==> flow/design.v <==
module register_async #(
  parameter integer WIDTH                 = 8
) (
  input  wire                             clk,
  input  wire                             reset,
  input  wire                             enable,
  input  wire        [ WIDTH -1 : 0 ]     in,
  output wire        [ WIDTH -1 : 0 ]     out
);
  reg [ WIDTH -1 : 0 ] out_reg;
  always @(posedge clk or posedge reset)
  begin
    if (reset)
      out_reg <= 'b0;
    else if (enable)
      out_reg <= in;
  end
  assign out = out_reg;
endmodule
module signed_adder #(
  parameter integer IN1_WIDTH             = 8,
  parameter integer IN2_WIDTH             = 8,
  parameter integer OUT_WIDTH             = 8
) (
  input  wire signed [ IN1_WIDTH  -1 : 0 ] a,
  input  wire signed [ IN2_WIDTH  -1 : 0 ] b,
  output wire signed [ OUT_WIDTH  -1 : 0 ] out
);
assign out = a + b;
endmodule
module accumulator #(
  parameter integer IN_WIDTH              = 8,
  parameter integer OUT_WIDTH             = 8
) (
  input  wire                             clk,
  input  wire                             reset,
  input  wire                             clear,
  input  wire signed [ IN_WIDTH  -1 : 0 ] in,
  output wire signed [ OUT_WIDTH -1 : 0 ] out
);
wire signed [OUT_WIDTH-1:0] next_out = clear ? in : in + out;
register_async #(
  .WIDTH        ( OUT_WIDTH   )
) acc_reg_inst (
  .clk          ( clk         ),
  .reset        ( reset       ),
  .enable       ( 1'b1        ),
  .in           ( next_out    ),
  .out          ( out         )
);
endmodule
module signed_spatial_mult #(
  parameter integer PRECISION                     = 8,                                    
  parameter integer L_PRECISION                   = 2,                                     
  parameter integer TOP_MODULE                    = 1,                                     
  parameter integer A_SIGN_EXTEND                 = 0,                                     
  parameter integer B_SIGN_EXTEND                 = 0,                                     
  parameter integer IN_WIDTH                      = (PRECISION/L_PRECISION) * PRECISION,   
  parameter integer A_WIDTH                       = IN_WIDTH,                              
  parameter integer B_WIDTH                       = IN_WIDTH,                              
  parameter integer OUT_WIDTH                     = PRECISION * 2 + A_SIGN_EXTEND + B_SIGN_EXTEND,                         
  parameter integer NUM_LEVELS                    = $clog2(PRECISION/L_PRECISION),         
  parameter integer MODE_WIDTH                    = 2 * NUM_LEVELS,                        
  parameter integer HALF_PRECISION                = PRECISION / 2                          
) (
  input                                           clk,
  input                                           reset,
  input  wire        [ 2              -1 : 0 ]    prev_level_mode,
  input  wire        [ MODE_WIDTH     -1 : 0 ]    mode,
  input  wire        [ A_WIDTH        -1 : 0 ]    a,
  input  wire        [ B_WIDTH        -1 : 0 ]    b,
  output wire        [ OUT_WIDTH      -1 : 0 ]    out
);
genvar ii, jj, kk;
generate
    wire [2-1:0] higher_level_mode;
    if (TOP_MODULE == 1)
      assign higher_level_mode = 2'b0;
    else
      assign higher_level_mode = prev_level_mode;
    localparam integer A_SIGNED_WIDTH = A_WIDTH + A_SIGN_EXTEND;
    localparam integer B_SIGNED_WIDTH = B_WIDTH + B_SIGN_EXTEND;
    wire signed [ A_SIGNED_WIDTH -1 : 0 ] a_signed;
    wire signed [ B_SIGNED_WIDTH -1 : 0 ] b_signed;
    wire signed [ OUT_WIDTH      -1 : 0 ] out_signed;
    wire a_mode, b_mode;
    assign {a_mode, b_mode} = prev_level_mode;
    assign a_signed = {a_mode && a[IN_WIDTH-1], a};
    assign b_signed = {b_mode && b[IN_WIDTH-1], b};
  if (PRECISION == L_PRECISION)
  begin: FULL_PRECISION  
    assign out_signed = a_signed * b_signed;
    assign out = out_signed;
  end
  else
  begin: LP_MULT_INST
    wire [1:0] curr_level_mode = mode[MODE_WIDTH-1:MODE_WIDTH-2];
    localparam integer LP_MULT_IN_W = IN_WIDTH / 4;
    wire [ LP_MULT_IN_W - 1 : 0 ] a_0;
    wire [ LP_MULT_IN_W - 1 : 0 ] a_1;
    wire [ LP_MULT_IN_W - 1 : 0 ] a_2;
    wire [ LP_MULT_IN_W - 1 : 0 ] a_3;
    wire [ LP_MULT_IN_W - 1 : 0 ] b_0;
    wire [ LP_MULT_IN_W - 1 : 0 ] b_1;
    wire [ LP_MULT_IN_W - 1 : 0 ] b_2;
    wire [ LP_MULT_IN_W - 1 : 0 ] b_3;
    localparam integer II_MAX = PRECISION/(L_PRECISION*2);
    localparam integer JJ_MAX = PRECISION/(L_PRECISION*2); 
    if (TOP_MODULE == 1)
    begin: B_TRANSPOSE
      for (ii=0; ii<II_MAX; ii=ii+1)
      begin: LOOP_II
        for (jj=0; jj<JJ_MAX; jj=jj+1)
        begin: LOOP_JJ
          for (kk=0; kk<L_PRECISION; kk=kk+1)
          begin: LOOP_KK
            assign b_0[kk+L_PRECISION*(jj+ii*JJ_MAX)] = b[kk+L_PRECISION*((ii + 0     )+(jj + 0     )*JJ_MAX*2)];
            assign b_1[kk+L_PRECISION*(jj+ii*JJ_MAX)] = b[kk+L_PRECISION*((ii + 0     )+(jj + II_MAX)*JJ_MAX*2)];
            assign b_2[kk+L_PRECISION*(jj+ii*JJ_MAX)] = b[kk+L_PRECISION*((ii + JJ_MAX)+(jj + 0     )*JJ_MAX*2)];
            assign b_3[kk+L_PRECISION*(jj+ii*JJ_MAX)] = b[kk+L_PRECISION*((ii + JJ_MAX)+(jj + II_MAX)*JJ_MAX*2)];
          end
        end
      end
    end else
    begin
      for (ii=0; ii<II_MAX; ii=ii+1)
      begin: LOOP_II
        for (jj=0; jj<JJ_MAX; jj=jj+1)
        begin: LOOP_JJ
          for (kk=0; kk<L_PRECISION; kk=kk+1)
          begin: LOOP_KK
            assign b_0[kk+L_PRECISION*(jj+ii*JJ_MAX)] = b[kk+L_PRECISION*((jj + 0     )+(ii + 0     )*JJ_MAX*2)];
            assign b_1[kk+L_PRECISION*(jj+ii*JJ_MAX)] = b[kk+L_PRECISION*((jj + JJ_MAX)+(ii + 0     )*JJ_MAX*2)];
            assign b_2[kk+L_PRECISION*(jj+ii*JJ_MAX)] = b[kk+L_PRECISION*((jj + 0     )+(ii + II_MAX)*JJ_MAX*2)];
            assign b_3[kk+L_PRECISION*(jj+ii*JJ_MAX)] = b[kk+L_PRECISION*((jj + JJ_MAX)+(ii + II_MAX)*JJ_MAX*2)];
          end
        end
      end
    end
    for (ii=0; ii<II_MAX; ii=ii+1)
    begin: LOOP_II
      for (jj=0; jj<JJ_MAX; jj=jj+1)
      begin: LOOP_JJ
        for (kk=0; kk<L_PRECISION; kk=kk+1)
        begin: LOOP_KK
          assign a_0[kk+L_PRECISION*(jj+ii*JJ_MAX)] = a[kk+L_PRECISION*((jj + 0     )+(ii + 0     )*JJ_MAX*2)];
          assign a_1[kk+L_PRECISION*(jj+ii*JJ_MAX)] = a[kk+L_PRECISION*((jj + JJ_MAX)+(ii + 0     )*JJ_MAX*2)];
          assign a_2[kk+L_PRECISION*(jj+ii*JJ_MAX)] = a[kk+L_PRECISION*((jj + 0     )+(ii + II_MAX)*JJ_MAX*2)];
          assign a_3[kk+L_PRECISION*(jj+ii*JJ_MAX)] = a[kk+L_PRECISION*((jj + JJ_MAX)+(ii + II_MAX)*JJ_MAX*2)];
        end
      end
    end
    wire signed [ PRECISION + 1             + 1             -1 : 0 ] pp_0;
    wire signed [ PRECISION + A_SIGN_EXTEND + 1             -1 : 0 ] pp_1;
    wire signed [ PRECISION + 1             + B_SIGN_EXTEND -1 : 0 ] pp_2;
    wire signed [ PRECISION + A_SIGN_EXTEND + B_SIGN_EXTEND -1 : 0 ] pp_3;
    wire [MODE_WIDTH-3:0] lower_level_mode;
    if (PRECISION == L_PRECISION*2)
    begin: LAST_LEVEL
      assign lower_level_mode = 'b0;
    end
    else
    begin: NEXT_LEVEL
      assign lower_level_mode = mode[MODE_WIDTH-3:0];
    end
    wire [2-1:0] m0_sign_mode;
    wire [2-1:0] m1_sign_mode;
    wire [2-1:0] m2_sign_mode;
    wire [2-1:0] m3_sign_mode;
    assign m0_sign_mode = curr_level_mode;
    assign m1_sign_mode = {higher_level_mode[1], curr_level_mode[0]};
    assign m2_sign_mode = {curr_level_mode[1], higher_level_mode[0]};
    assign m3_sign_mode = higher_level_mode;
    signed_spatial_mult #(HALF_PRECISION, L_PRECISION, 0, 1            , 1            ) m0 (clk, reset, m0_sign_mode, lower_level_mode, a_0, b_0, pp_0);
    signed_spatial_mult #(HALF_PRECISION, L_PRECISION, 0, A_SIGN_EXTEND, 1            ) m1 (clk, reset, m1_sign_mode, lower_level_mode, a_1, b_1, pp_1);
    signed_spatial_mult #(HALF_PRECISION, L_PRECISION, 0, 1            , B_SIGN_EXTEND) m2 (clk, reset, m2_sign_mode, lower_level_mode, a_2, b_2, pp_2);
    signed_spatial_mult #(HALF_PRECISION, L_PRECISION, 0, A_SIGN_EXTEND, B_SIGN_EXTEND) m3 (clk, reset, m3_sign_mode, lower_level_mode, a_3, b_3, pp_3);
    wire signed [OUT_WIDTH-1:0] spp_0;
    wire signed [OUT_WIDTH-1:0] spp_1;
    wire signed [OUT_WIDTH-1:0] spp_2;
    wire signed [OUT_WIDTH-1:0] spp_3;
    reg [1:0] s_0;
    reg [1:0] s_1;
    reg [1:0] s_2;
    reg [1:0] s_3;
    always @(*) begin
      case (curr_level_mode)
        0: begin
          s_0 = 2'd0;
          s_1 = 2'd1;
          s_2 = 2'd1;
          s_3 = 2'd2;
        end
        1: begin
          s_0 = 2'd0;
          s_1 = 2'd1;
          s_2 = 2'd0;
          s_3 = 2'd1;
        end
        2: begin
          s_0 = 2'd0;
          s_1 = 2'd0;
          s_2 = 2'd1;
          s_3 = 2'd1;
        end
        3: begin
          s_0 = 2'd0;
          s_1 = 2'd0;
          s_2 = 2'd0;
          s_3 = 2'd0;
        end
      endcase
    end
    assign spp_0 = pp_0 <<< (s_0 * HALF_PRECISION);
    assign spp_1 = pp_1 <<< (s_1 * HALF_PRECISION);
    assign spp_2 = pp_2 <<< (s_2 * HALF_PRECISION);
    assign spp_3 = pp_3 <<< (s_3 * HALF_PRECISION);
    assign out = spp_0 + spp_1 + spp_2 + spp_3;
  end  
  endgenerate
endmodule
module systolic_array #(
  parameter integer ARRAY_N               = 4,
  parameter integer ARRAY_M               = 2,
  parameter integer PMAX                  = 8,
  parameter integer PMIN                  = 2,
  parameter integer ACT_WIDTH             = ARRAY_N * PMAX * (PMAX/PMIN),
  parameter integer WGT_WIDTH             = ARRAY_M * ARRAY_N * PMAX * (PMAX/PMIN),
  parameter integer ACCUMULATOR_WIDTH     = 4 * PMAX,
  parameter integer OUT_WIDTH             = ARRAY_M * ACCUMULATOR_WIDTH,
  parameter integer MODE_WIDTH            = $clog2(PMAX/PMIN) * 2
) (
  input  wire                               clk,
  input  wire                               reset,
  input  wire                               out_valid,
  input  wire                               acc_clear,
  input  wire        [ ACT_WIDTH  -1 : 0 ]  activation_in,
  input  wire        [ WGT_WIDTH  -1 : 0 ]  weight_in,
  input  wire        [ MODE_WIDTH -1 : 0 ]  mode,
  output wire        [ OUT_WIDTH  -1 : 0 ]  activation_out,
  output wire                               activation_valid
);
  localparam integer MULT_IN_WIDTH = PMAX * PMAX / PMIN;
  localparam integer MULT_OUT_WIDTH = 2 * PMAX;
  localparam integer ADDER_OUT_WIDTH = 2 * PMAX + $clog2(ARRAY_N);
  localparam integer SYSTOLIC_OUT_WIDTH = ADDER_OUT_WIDTH * ARRAY_M;
  wire        [ OUT_WIDTH          -1 : 0 ]  accumulator_out;
  wire        [ SYSTOLIC_OUT_WIDTH -1 : 0 ]  systolic_out;
  wire        [ ARRAY_M            -1 : 0 ]  systolic_out_valid;
  wire        [ ARRAY_M            -1 : 0 ]  _systolic_out_valid;
  wire        [ ARRAY_M            -1 : 0 ]  systolic_acc_clear;
  wire        [ ARRAY_M            -1 : 0 ]  _systolic_acc_clear;
  genvar n, m;
  generate
  for (m=0; m<ARRAY_M; m=m+1)
  begin: LOOP_INPUT_FORWARD
    for (n=0; n<ARRAY_N; n=n+1)
    begin: LOOP_OUTPUT_FORWARD
      wire        [ MULT_IN_WIDTH   -1 : 0 ] a;          
      wire        [ MULT_IN_WIDTH   -1 : 0 ] b;          
      wire signed [ MULT_OUT_WIDTH  -1 : 0 ] mult_out;   
      wire signed [ ADDER_OUT_WIDTH -1 : 0 ] mac_out;    
      wire        [ ADDER_OUT_WIDTH -1 : 0 ] adder_out;  
      if (m == 0)
      begin
        assign a = activation_in[n*MULT_IN_WIDTH+:MULT_IN_WIDTH];
      end
      else
      begin
        wire  [ MULT_IN_WIDTH -1 : 0 ] fwd_a;
        assign fwd_a = LOOP_INPUT_FORWARD[m-1].LOOP_OUTPUT_FORWARD[n].a;
        register_async #(MULT_IN_WIDTH) fwd_a_reg (clk, reset, 1'b1, fwd_a, a);
      end
      assign b = weight_in[(n + m*ARRAY_N)*MULT_IN_WIDTH+:MULT_IN_WIDTH];
      signed_spatial_mult #(
       .PRECISION           ( PMAX              ),   
       .L_PRECISION         ( PMIN              ),   
       .TOP_MODULE          ( 1                 )    
      ) mult_inst (
        .clk                ( clk               ),   
        .reset              ( reset             ),   
        .prev_level_mode    ( 2'b0              ),   
        .mode               ( mode              ),   
        .a                  ( a                 ),   
        .b                  ( b                 ),   
        .out                ( mult_out          )    
      );
      if (n > 0)
      begin: ADD_MULT_OUT
        wire signed [ ADDER_OUT_WIDTH -1 : 0 ] prev_mac_out;
        assign prev_mac_out = LOOP_INPUT_FORWARD[m].LOOP_OUTPUT_FORWARD[n-1].adder_out;
        signed_adder #(
          .IN1_WIDTH        ( MULT_OUT_WIDTH    ),
          .IN2_WIDTH        ( ADDER_OUT_WIDTH   ),
          .OUT_WIDTH        ( ADDER_OUT_WIDTH   )
        ) adder_inst (
          .a                ( mult_out          ),
          .b                ( prev_mac_out      ),
          .out              ( mac_out           )
        );
      end
      else
      begin
        assign mac_out = mult_out;
      end
      wire enable;
      assign enable = 1'b1;
      register_async #(
        .WIDTH              ( ADDER_OUT_WIDTH   )
      ) reg_inst (
        .clk                ( clk               ),   
        .reset              ( reset             ),   
        .enable             ( enable            ),   
        .in                 ( mac_out           ),   
        .out                ( adder_out         )    
      );
      if (n == ARRAY_N - 1)
      begin
        assign systolic_out[m*ADDER_OUT_WIDTH+:ADDER_OUT_WIDTH] = adder_out;
      end
    end
  end
  endgenerate
  register_async #(1) out_valid_delay1 (clk, reset, 1'b1, out_valid, _systolic_out_valid[0]);
  register_async #(1) out_valid_delay2 (clk, reset, 1'b1, _systolic_out_valid[0], systolic_out_valid[0]);
  register_async #(1) acc_clear_delay1 (clk, reset, 1'b1, acc_clear, _systolic_acc_clear[0]);
  assign systolic_acc_clear[0] = _systolic_acc_clear[0];
  genvar i;
  generate
  for (i=1; i<ARRAY_M; i=i+1)
  begin: CLEAR_AND_VALID
    register_async #(1) out_valid_delay2 (clk, reset, 1'b1, systolic_out_valid[i-1], systolic_out_valid[i]);
    register_async #(1) acc_clear_delay1 (clk, reset, 1'b1, systolic_acc_clear[i-1], systolic_acc_clear[i]);
  end
  endgenerate
  assign activation_out = accumulator_out;
  assign activation_valid = |systolic_out_valid;  
  generate
  for (i=0; i<ARRAY_M; i=i+1)
  begin: ACCUMULATOR
    wire acc_clr;
    wire [ADDER_OUT_WIDTH-1:0] acc_in;
    wire [ACCUMULATOR_WIDTH-1:0] acc_out;
    wire acc_out_valid;
    assign acc_clr = systolic_acc_clear[i];
    assign acc_in = systolic_out[i * ADDER_OUT_WIDTH +: ADDER_OUT_WIDTH];
    assign accumulator_out[ACCUMULATOR_WIDTH*i+:ACCUMULATOR_WIDTH] = acc_out;
    assign acc_out_valid = systolic_out_valid[i];
    accumulator #(
      .IN_WIDTH           ( ADDER_OUT_WIDTH     ),
      .OUT_WIDTH          ( ACCUMULATOR_WIDTH   )
    ) acc_inst (
      .clk                ( clk                 ),
      .reset              ( reset               ),
      .clear              ( acc_clr             ),
      .in                 ( acc_in              ),
      .out                ( acc_out             )
    );
  end
  endgenerate
endmodule
Reports on systolic_array
Tool output for the design above, in the order of the flow. Lines are those of the file above, counted from 1. Operators: Yosys type, input widths -> output width; for muxes data width and select width s. A cell with n/a has no value.

Top module: systolic_array. Clock input: clk. Library: sky130hd. Library corner: tt_025C_1v80.

Elaborated design
Yosys after proc, flatten, opt, wreduce and memory -nomap, before mapping. Enables and synchronous resets that opt folds into registers are not counted as muxes. Memory bits, and registers merged into a memory's read port (data or address), are not among the register bits. Print and check cells are not counted. Equal cells are merged and count once.

For register bits the number is 335. The figure for latch bits is 0. Under RAM bits stands 0. Memory bits (read-only): 0. Word width x clocked read ports: 0. The entry for memories kept reads 0. The entry for word-level cells reads 658.

Add/sub/neg operators: 128. Multipliers: 128. Div/mod/pow operators: 0. The figure for order comparisons is 0. The figure for equality and inequality tests is 6. Shift operators: 160. Muxes and demuxes: 10. The figure for bitwise operators is 0. For reductions and logical operators the number is 207.

Operator list (number): $mul 3x3->6 (72); $add 9x9->9 (48); $add 16x16->16 (24); $sshl 6x3->10 (32); $sshl 5x3->9 (32); $sshl 6x3->9 (32); $sshl 9x4->16 (16); $add 10x10->10 (24); $mul 2x3->5 (24); $mul 3x2->5 (24); $logic_and 1x1->1 (192); $add 8x8->8 (24); $sshl 10x4->16 (8); $sshl 5x3->8 (16); $sshl 8x4->16 (8); $add 18x32->32 (2); $mul 2x2->4 (8); $sshl 4x3->8 (8); $sshl 6x3->8 (8); $mux 32 (2); $add 16x17->18 (2); $add 16x18->18 (2); $add 16x16->17 (2); $reduce_or 2->1 (11); $pmux 2 s2 (4); $pmux 2 s3 (2); $eq 2x2->1 const B (4); $reduce_or 4->1 (2).

Not listed: further kinds 3, cells in them 6.

Depth
Longest topological path by Yosys (ltp), each cell counted once; first at word level (registers and memories cut), then after technology mapping (sequential cells cut; the memories' decode and read muxes count).

Depth in word-level cells: 12. The figure for ABC_AREA is 0. The entry for mapped depth reads 44.

Synthesis result
Source: synth_stat.txt of the flow (Yosys; design flattened, memories mapped). It holds for the ABC_AREA given above (unset counts as 0); a run with the other value may have another netlist.

Cell types: sky130_fd_sc_hd__fa_1 (number 1155, total area 2.31E+04 µm²); sky130_fd_sc_hd__ha_1 (number 1047, total area 1.31E+04 µm²); sky130_fd_sc_hd__dfrtp_1 (number 335, total area 8383.04 µm²); sky130_fd_sc_hd__inv_1 (number 1892, total area 7.1E+03 µm²); sky130_fd_sc_hd__xnor2_1 (number 629, total area 5.51E+03 µm²); sky130_fd_sc_hd__nand2_1 (number 1062, total area 3.99E+03 µm²); sky130_fd_sc_hd__a21oi_1 (number 686, total area 3.43E+03 µm²); sky130_fd_sc_hd__nor2_1 (number 587, total area 2.2E+03 µm²); sky130_fd_sc_hd__xor2_1 (number 207, total area 1.81E+03 µm²); sky130_fd_sc_hd__o21ai_0 (number 275, total area 1376.32 µm²); sky130_fd_sc_hd__and2_1 (number 205, total area 1282.48 µm²); sky130_fd_sc_hd__a21o_1 (number 146, total area 1.1E+03 µm²); sky130_fd_sc_hd__or2_2 (number 163, total area 1.02E+03 µm²); sky130_fd_sc_hd__o21bai_1 (number 126, total area 945.907 µm²); sky130_fd_sc_hd__mux2i_1 (number 93, total area 930.893 µm²); sky130_fd_sc_hd__nand3_1 (number 181, total area 905.869 µm²); sky130_fd_sc_hd__nand2b_1 (number 130, total area 813.28 µm²); sky130_fd_sc_hd__clkbuf_1 (number 190, total area 713.184 µm²).

Not listed: further types 50, cells in them 634.

Cells in the netlist: 9743. Synthesis area: 82233.9 µm². Flip-flops: 335. Under buffers stands 237.

By module: a second synthesis without flattening, with its own total; a netlist apart from the flattened one above.

The figure for cells (unflattened synthesis) is 10762. The entry for area (unflattened synthesis) reads 97430.9 µm².

Each row is one instance without its submodules.

Modules: signed_spatial_mult (times used 72, cells 30, area 260.2 µm², seq. area 0.0 µm²); signed_spatial_mult (times used 8, cells 226, area 1841.8 µm², seq. area 0.0 µm²); signed_spatial_mult (times used 8, cells 141, area 1144.8 µm², seq. area 0.0 µm²); signed_spatial_mult (times used 8, cells 129, area 1052.3 µm², seq. area 0.0 µm²); signed_spatial_mult (times used 8, cells 129, area 1052.3 µm², seq. area 0.0 µm²); register_async #(WIDTH=32) (times used 6, cells 69, area 1348.8 µm², seq. area 800.8 µm²); signed_spatial_mult (times used 8, cells 107, area 898.4 µm², seq. area 0.0 µm²); register_async #(WIDTH=18) (times used 8, cells 39, area 725.7 µm², seq. area 450.4 µm²); signed_adder (times used 6, cells 129, area 918.4 µm², seq. area 0.0 µm²); accumulator (times used 2, cells 298, area 2079.5 µm², seq. area 0.0 µm²); signed_spatial_mult (times used 24, cells 12, area 132.6 µm², seq. area 0.0 µm²); signed_spatial_mult (times used 24, cells 12, area 132.6 µm², seq. area 0.0 µm²); signed_spatial_mult (times used 8, cells 7, area 76.3 µm², seq. area 0.0 µm²); register_async #(WIDTH=1) (times used 5, cells 3, area 43.8 µm², seq. area 25.0 µm²); systolic_array (times used 1, cells 3, area 13.8 µm², seq. area 0.0 µm²).

Worst setup path after synthesis
OpenSTA on the mapped netlist: ideal clock, no wires. The path of least setup slack (recovery checks aside). Input and output delay are each 20% of the period. Register names are those of the netlist, which keeps one name where synthesis merged equal registers.

Kind: input-to-reg. Start: input mode[1]. End: register LOOP_INPUT_FORWARD[1].LOOP_OUTPUT_FORWARD[3].reg_inst.out_reg[17]. The entry for clock period reads 11.0 ns. External input delay: 2.200 ns. The entry for library setup time reads 0.134 ns. Under launch time at the first pin stands 2.200 ns. Under arrival time stands 11.672 ns. The figure for data required time is 10.866 ns. The entry for path slack reads -0.806 ns. The entry for path delay reads 9.606 ns. The figure for stages on the path is 42. The entry for path buffers reads 4. Period reached after synthesis: 11.806 ns.

"path delay" = arrival - input delay + setup time. "stages on the path": output pins that drive a net of the path, with the launching flip-flop's if there is one; two outputs of one cell count as two. "period reached after synthesis" is the clock period less the worst setup slack; recovery checks do not enter. This is arithmetic on one report: input and output delays are still those of the set period (20% each). The rows between start and end are the longest chain of elaborated cells between them; the timing report does not say that the signal goes this way. Where chains are equally long, one stands for them. Each line given opens the expression or statement behind the cell; cells for indexed reads and writes are added by Yosys, which also makes memories of some case tables.

Cell sequence: sky130_fd_sc_hd__clkbuf_1 sky130_fd_sc_hd__buf_1 sky130_fd_sc_hd__clkbuf_1 sky130_fd_sc_hd__clkbuf_1 sky130_fd_sc_hd__nand3_1 sky130_fd_sc_hd__inv_1 sky130_fd_sc_hd__fa_1 sky130_fd_sc_hd__ha_1 sky130_fd_sc_hd__ha_1 sky130_fd_sc_hd__fa_1 sky130_fd_sc_hd__xnor2_1 sky130_fd_sc_hd__xnor2_1 sky130_fd_sc_hd__nand2_1 sky130_fd_sc_hd__o21a_1 sky130_fd_sc_hd__fa_1 sky130_fd_sc_hd__inv_1 sky130_fd_sc_hd__fa_1 sky130_fd_sc_hd__inv_1 (+6 left out) sky130_fd_sc_hd__xnor2_1 sky130_fd_sc_hd__inv_1 sky130_fd_sc_hd__nor2_1 sky130_fd_sc_hd__a21oi_1 sky130_fd_sc_hd__fa_1 sky130_fd_sc_hd__fa_1 sky130_fd_sc_hd__inv_1 sky130_fd_sc_hd__ha_1 sky130_fd_sc_hd__nand2_1 sky130_fd_sc_hd__o21ai_0 sky130_fd_sc_hd__or4_1 sky130_fd_sc_hd__and4_1 sky130_fd_sc_hd__or3_1 sky130_fd_sc_hd__ha_1 sky130_fd_sc_hd__and3_1 sky130_fd_sc_hd__o21ai_0 sky130_fd_sc_hd__a31o_2 sky130_fd_sc_hd__xnor3_1. Under cells in the longest elaborated chain stands 12. The entry for elaborated cells on any way between the ends reads 66. For RTL lines with such cells the number is 9.

RTL lines, path after synthesis: start, declared (line 239) `input  wire        [ MODE_WIDTH -1 : 0 ]  mode,`; $eq 2x2->1 (line 187) `case (curr_level_mode)`; $reduce_or 4->1; $mux 2 (line 187); $sshl 6x3->10 (line 214) `assign spp_0 = pp_0 <<< (s_0 * HALF_PRECISION);`; $add 10x10->10 (3 in a row) (line 218) `assign out = spp_0 + spp_1 + spp_2 + spp_3;`; $sshl 10x4->16 (line 214); $add 16x16->16 (3 in a row) (line 218); $add 16x18->18 (line 29) `assign out = a + b;`; end, assigned (line 14) `out_reg <= 'b0;`; end, assigned (line 16) `out_reg <= in;`; end, declared (line 10) `reg [ WIDTH -1 : 0 ] out_reg;`.

Path in the finished layout
Path of least setup slack in the final report of run A (OpenROAD, finished layout, wires in). Where an end is a register, its clock arrival counts in the times.

Kind: input-to-reg. Start: input mode[0]. End: register LOOP_INPUT_FORWARD[1].LOOP_OUTPUT_FORWARD[3].reg_inst.out_reg[17]. The entry for clock period reads 11.0 ns. External input delay: 2.20 ns. The entry for library setup time reads 0.12 ns. Under launch time at the first pin stands 2.20 ns. Under arrival time stands 11.27 ns. The figure for data required time is 11.56 ns. The entry for path slack reads 0.29 ns. The figure for stages on the path is 38. The entry for path buffers reads 6.

The rows between start and end are the longest chain of elaborated cells between them; the timing report does not say that the signal goes this way. Where chains are equally long, one stands for them.

Cell sequence: sky130_fd_sc_hd__buf_4 sky130_fd_sc_hd__buf_4 sky130_fd_sc_hd__buf_12 sky130_fd_sc_hd__clkinv_1 sky130_fd_sc_hd__buf_4 sky130_fd_sc_hd__ha_4 sky130_fd_sc_hd__inv_2 sky130_fd_sc_hd__buf_4 sky130_fd_sc_hd__mux2i_1 sky130_fd_sc_hd__nor2_1 sky130_fd_sc_hd__fa_1 sky130_fd_sc_hd__inv_1 sky130_fd_sc_hd__fa_1 sky130_fd_sc_hd__inv_1 sky130_fd_sc_hd__ha_1 sky130_fd_sc_hd__a21o_1 sky130_fd_sc_hd__a21oi_2 sky130_fd_sc_hd__o21bai_1 (+2 left out) sky130_fd_sc_hd__buf_4 sky130_fd_sc_hd__nand2b_1 sky130_fd_sc_hd__a21oi_1 sky130_fd_sc_hd__a21oi_1 sky130_fd_sc_hd__fa_1 sky130_fd_sc_hd__fa_1 sky130_fd_sc_hd__inv_1 sky130_fd_sc_hd__ha_4 sky130_fd_sc_hd__nand2_1 sky130_fd_sc_hd__o21ai_1 sky130_fd_sc_hd__or4_4 sky130_fd_sc_hd__and4_1 sky130_fd_sc_hd__or3_1 sky130_fd_sc_hd__ha_4 sky130_fd_sc_hd__and3_1 sky130_fd_sc_hd__o21ai_1 sky130_fd_sc_hd__a31o_2 sky130_fd_sc_hd__xnor3_1. Under cells in the longest elaborated chain stands 12. The entry for elaborated cells on any way between the ends reads 66. For RTL lines with such cells the number is 9.

RTL lines, path after layout: start, declared (line 239) `input  wire        [ MODE_WIDTH -1 : 0 ]  mode,`; $eq 2x2->1 (line 187) `case (curr_level_mode)`; $reduce_or 4->1; $mux 2 (line 187); $sshl 6x3->10 (line 214) `assign spp_0 = pp_0 <<< (s_0 * HALF_PRECISION);`; $add 10x10->10 (3 in a row) (line 218) `assign out = spp_0 + spp_1 + spp_2 + spp_3;`; $sshl 10x4->16 (line 214); $add 16x16->16 (3 in a row) (line 218); $add 16x18->18 (line 29) `assign out = a + b;`; end, assigned (line 14) `out_reg <= 'b0;`; end, assigned (line 16) `out_reg <= in;`; end, declared (line 10) `reg [ WIDTH -1 : 0 ] out_reg;`.

Ticket comment

Measured results for systolic_array: 3 stored runs of the Yosys and OpenROAD flow on sky130hd. The settings differ; the order carries no meaning. The constraints put input and output delay at 20% of the set period each and load the outputs with 0.01 pF. "period achieved" = clock period - worst setup slack. The figure is calculated, with input and output delays left at 20% of the set period. "time used up by the worst setup path" = time allowed to the worst setup path (clock period - input delay - output delay, where it has them) - its slack; a late launch clock adds to it, a late capture clock takes from it.

Files of run A:
==> flow/run.sh <==
#!/bin/bash
# the make line also repeats the synthesis and layout settings of config.mk as NAME=value (left out here)
make -C /OpenROAD-flow-scripts/flow DESIGN_CONFIG=/design/flow/config.mk WORK_HOME=/design/flow/orfs CLKGATE_MAP_FILE= finish
==> flow/config.mk <==
export PLATFORM = sky130hd
export DESIGN_NAME = systolic_array
export DESIGN_NICKNAME = systolic_array
export VERILOG_FILES = /design/flow/design.v
export SDC_FILE = /design/flow/constraint.sdc
export NUM_CORES = 4
export LEC_CHECK = 0
export CAP_MARGIN = 20
export CORE_MARGIN = 2
export CORE_UTILIZATION = 40
export SLEW_MARGIN = 20
==> flow/constraint.sdc <==
create_clock -name core_clock -period 11.0 [get_ports {clk}]
set_input_delay 2.2000 -clock core_clock [delete_from_list [all_inputs] [get_ports {clk}]]
set_output_delay 2.2000 -clock core_clock [all_outputs]
set_load 0.01 [all_outputs]

Results of run A. The netlist area reported by Yosys is 82,233.9 µm². The total die area comes to 209,228.0 µm². The standard-cell area after routing reads 101,373.0 µm². The utilization after layout stands at 0.496. The measured setup slack of the worst path is 0.286 ns. The sum of negative setup slack comes to 0.000 ns. The measured smallest hold slack is 0.350 ns. The period achieved comes to 10.714 ns. The time used up by the worst setup path comes to 8.51 ns. Critical path type: input-to-reg.

Files of run B:
==> flow/run.sh <==
#!/bin/bash
# the make line also repeats the synthesis and layout settings of config.mk as NAME=value (left out here)
make -C /OpenROAD-flow-scripts/flow DESIGN_CONFIG=/design/flow/config.mk WORK_HOME=/design/flow/orfs CLKGATE_MAP_FILE= finish
==> flow/config.mk <==
export PLATFORM = sky130hd
export DESIGN_NAME = systolic_array
export DESIGN_NICKNAME = systolic_array
export VERILOG_FILES = /design/flow/design.v
export SDC_FILE = /design/flow/constraint.sdc
export NUM_CORES = 4
export LEC_CHECK = 0
export CAP_MARGIN = 20
export CORE_MARGIN = 2
export CORE_UTILIZATION = 40
export CTS_CLUSTER_SIZE = 79
export MAX_ROUTING_LAYER = met4
export SLEW_MARGIN = 20
export TNS_END_PERCENT = 35
==> flow/constraint.sdc <==
create_clock -name core_clock -period 11.0 [get_ports {clk}]
set_input_delay 2.2000 -clock core_clock [delete_from_list [all_inputs] [get_ports {clk}]]
set_output_delay 2.2000 -clock core_clock [all_outputs]
set_load 0.01 [all_outputs]

Results of run B. The netlist area reported by Yosys is 82,233.9 µm². The total die area comes to 209,228.0 µm². The standard-cell area after routing reads 101,504.0 µm². The utilization after layout stands at 0.496. The measured setup slack of the worst path is 0.242 ns. The sum of negative setup slack comes to 0.000 ns. The measured smallest hold slack is 0.352 ns. The period achieved comes to 10.758 ns. The time used up by the worst setup path comes to 8.56 ns. Critical path type: input-to-reg.

Files of run C:
==> flow/run.sh <==
#!/bin/bash
# the make line also repeats the synthesis and layout settings of config.mk as NAME=value (left out here)
make -C /OpenROAD-flow-scripts/flow DESIGN_CONFIG=/design/flow/config.mk WORK_HOME=/design/flow/orfs CLKGATE_MAP_FILE= finish
==> flow/config.mk <==
export PLATFORM = sky130hd
export DESIGN_NAME = systolic_array
export DESIGN_NICKNAME = systolic_array
export VERILOG_FILES = /design/flow/design.v
export SDC_FILE = /design/flow/constraint.sdc
export NUM_CORES = 4
export LEC_CHECK = 0
export CAP_MARGIN = 20
export CORE_MARGIN = 2
export CORE_UTILIZATION = 40
export SLEW_MARGIN = 20
==> flow/constraint.sdc <==
create_clock -name core_clock -period 7.89 [get_ports {clk}]
set_input_delay 1.5780 -clock core_clock [delete_from_list [all_inputs] [get_ports {clk}]]
set_output_delay 1.5780 -clock core_clock [all_outputs]
set_load 0.01 [all_outputs]

Results of run C. The netlist area reported by Yosys is 82,233.9 µm². The total die area comes to 209,228.0 µm². The standard-cell area after routing reads 119,827.0 µm². The utilization after layout stands at 0.586. The measured setup slack of the worst path is -1.410 ns. The sum of negative setup slack comes to -75.399 ns. The measured smallest hold slack is 0.348 ns. The period achieved comes to 9.300 ns. The time used up by the worst setup path comes to 7.72 ns. Critical path type: input-to-reg.
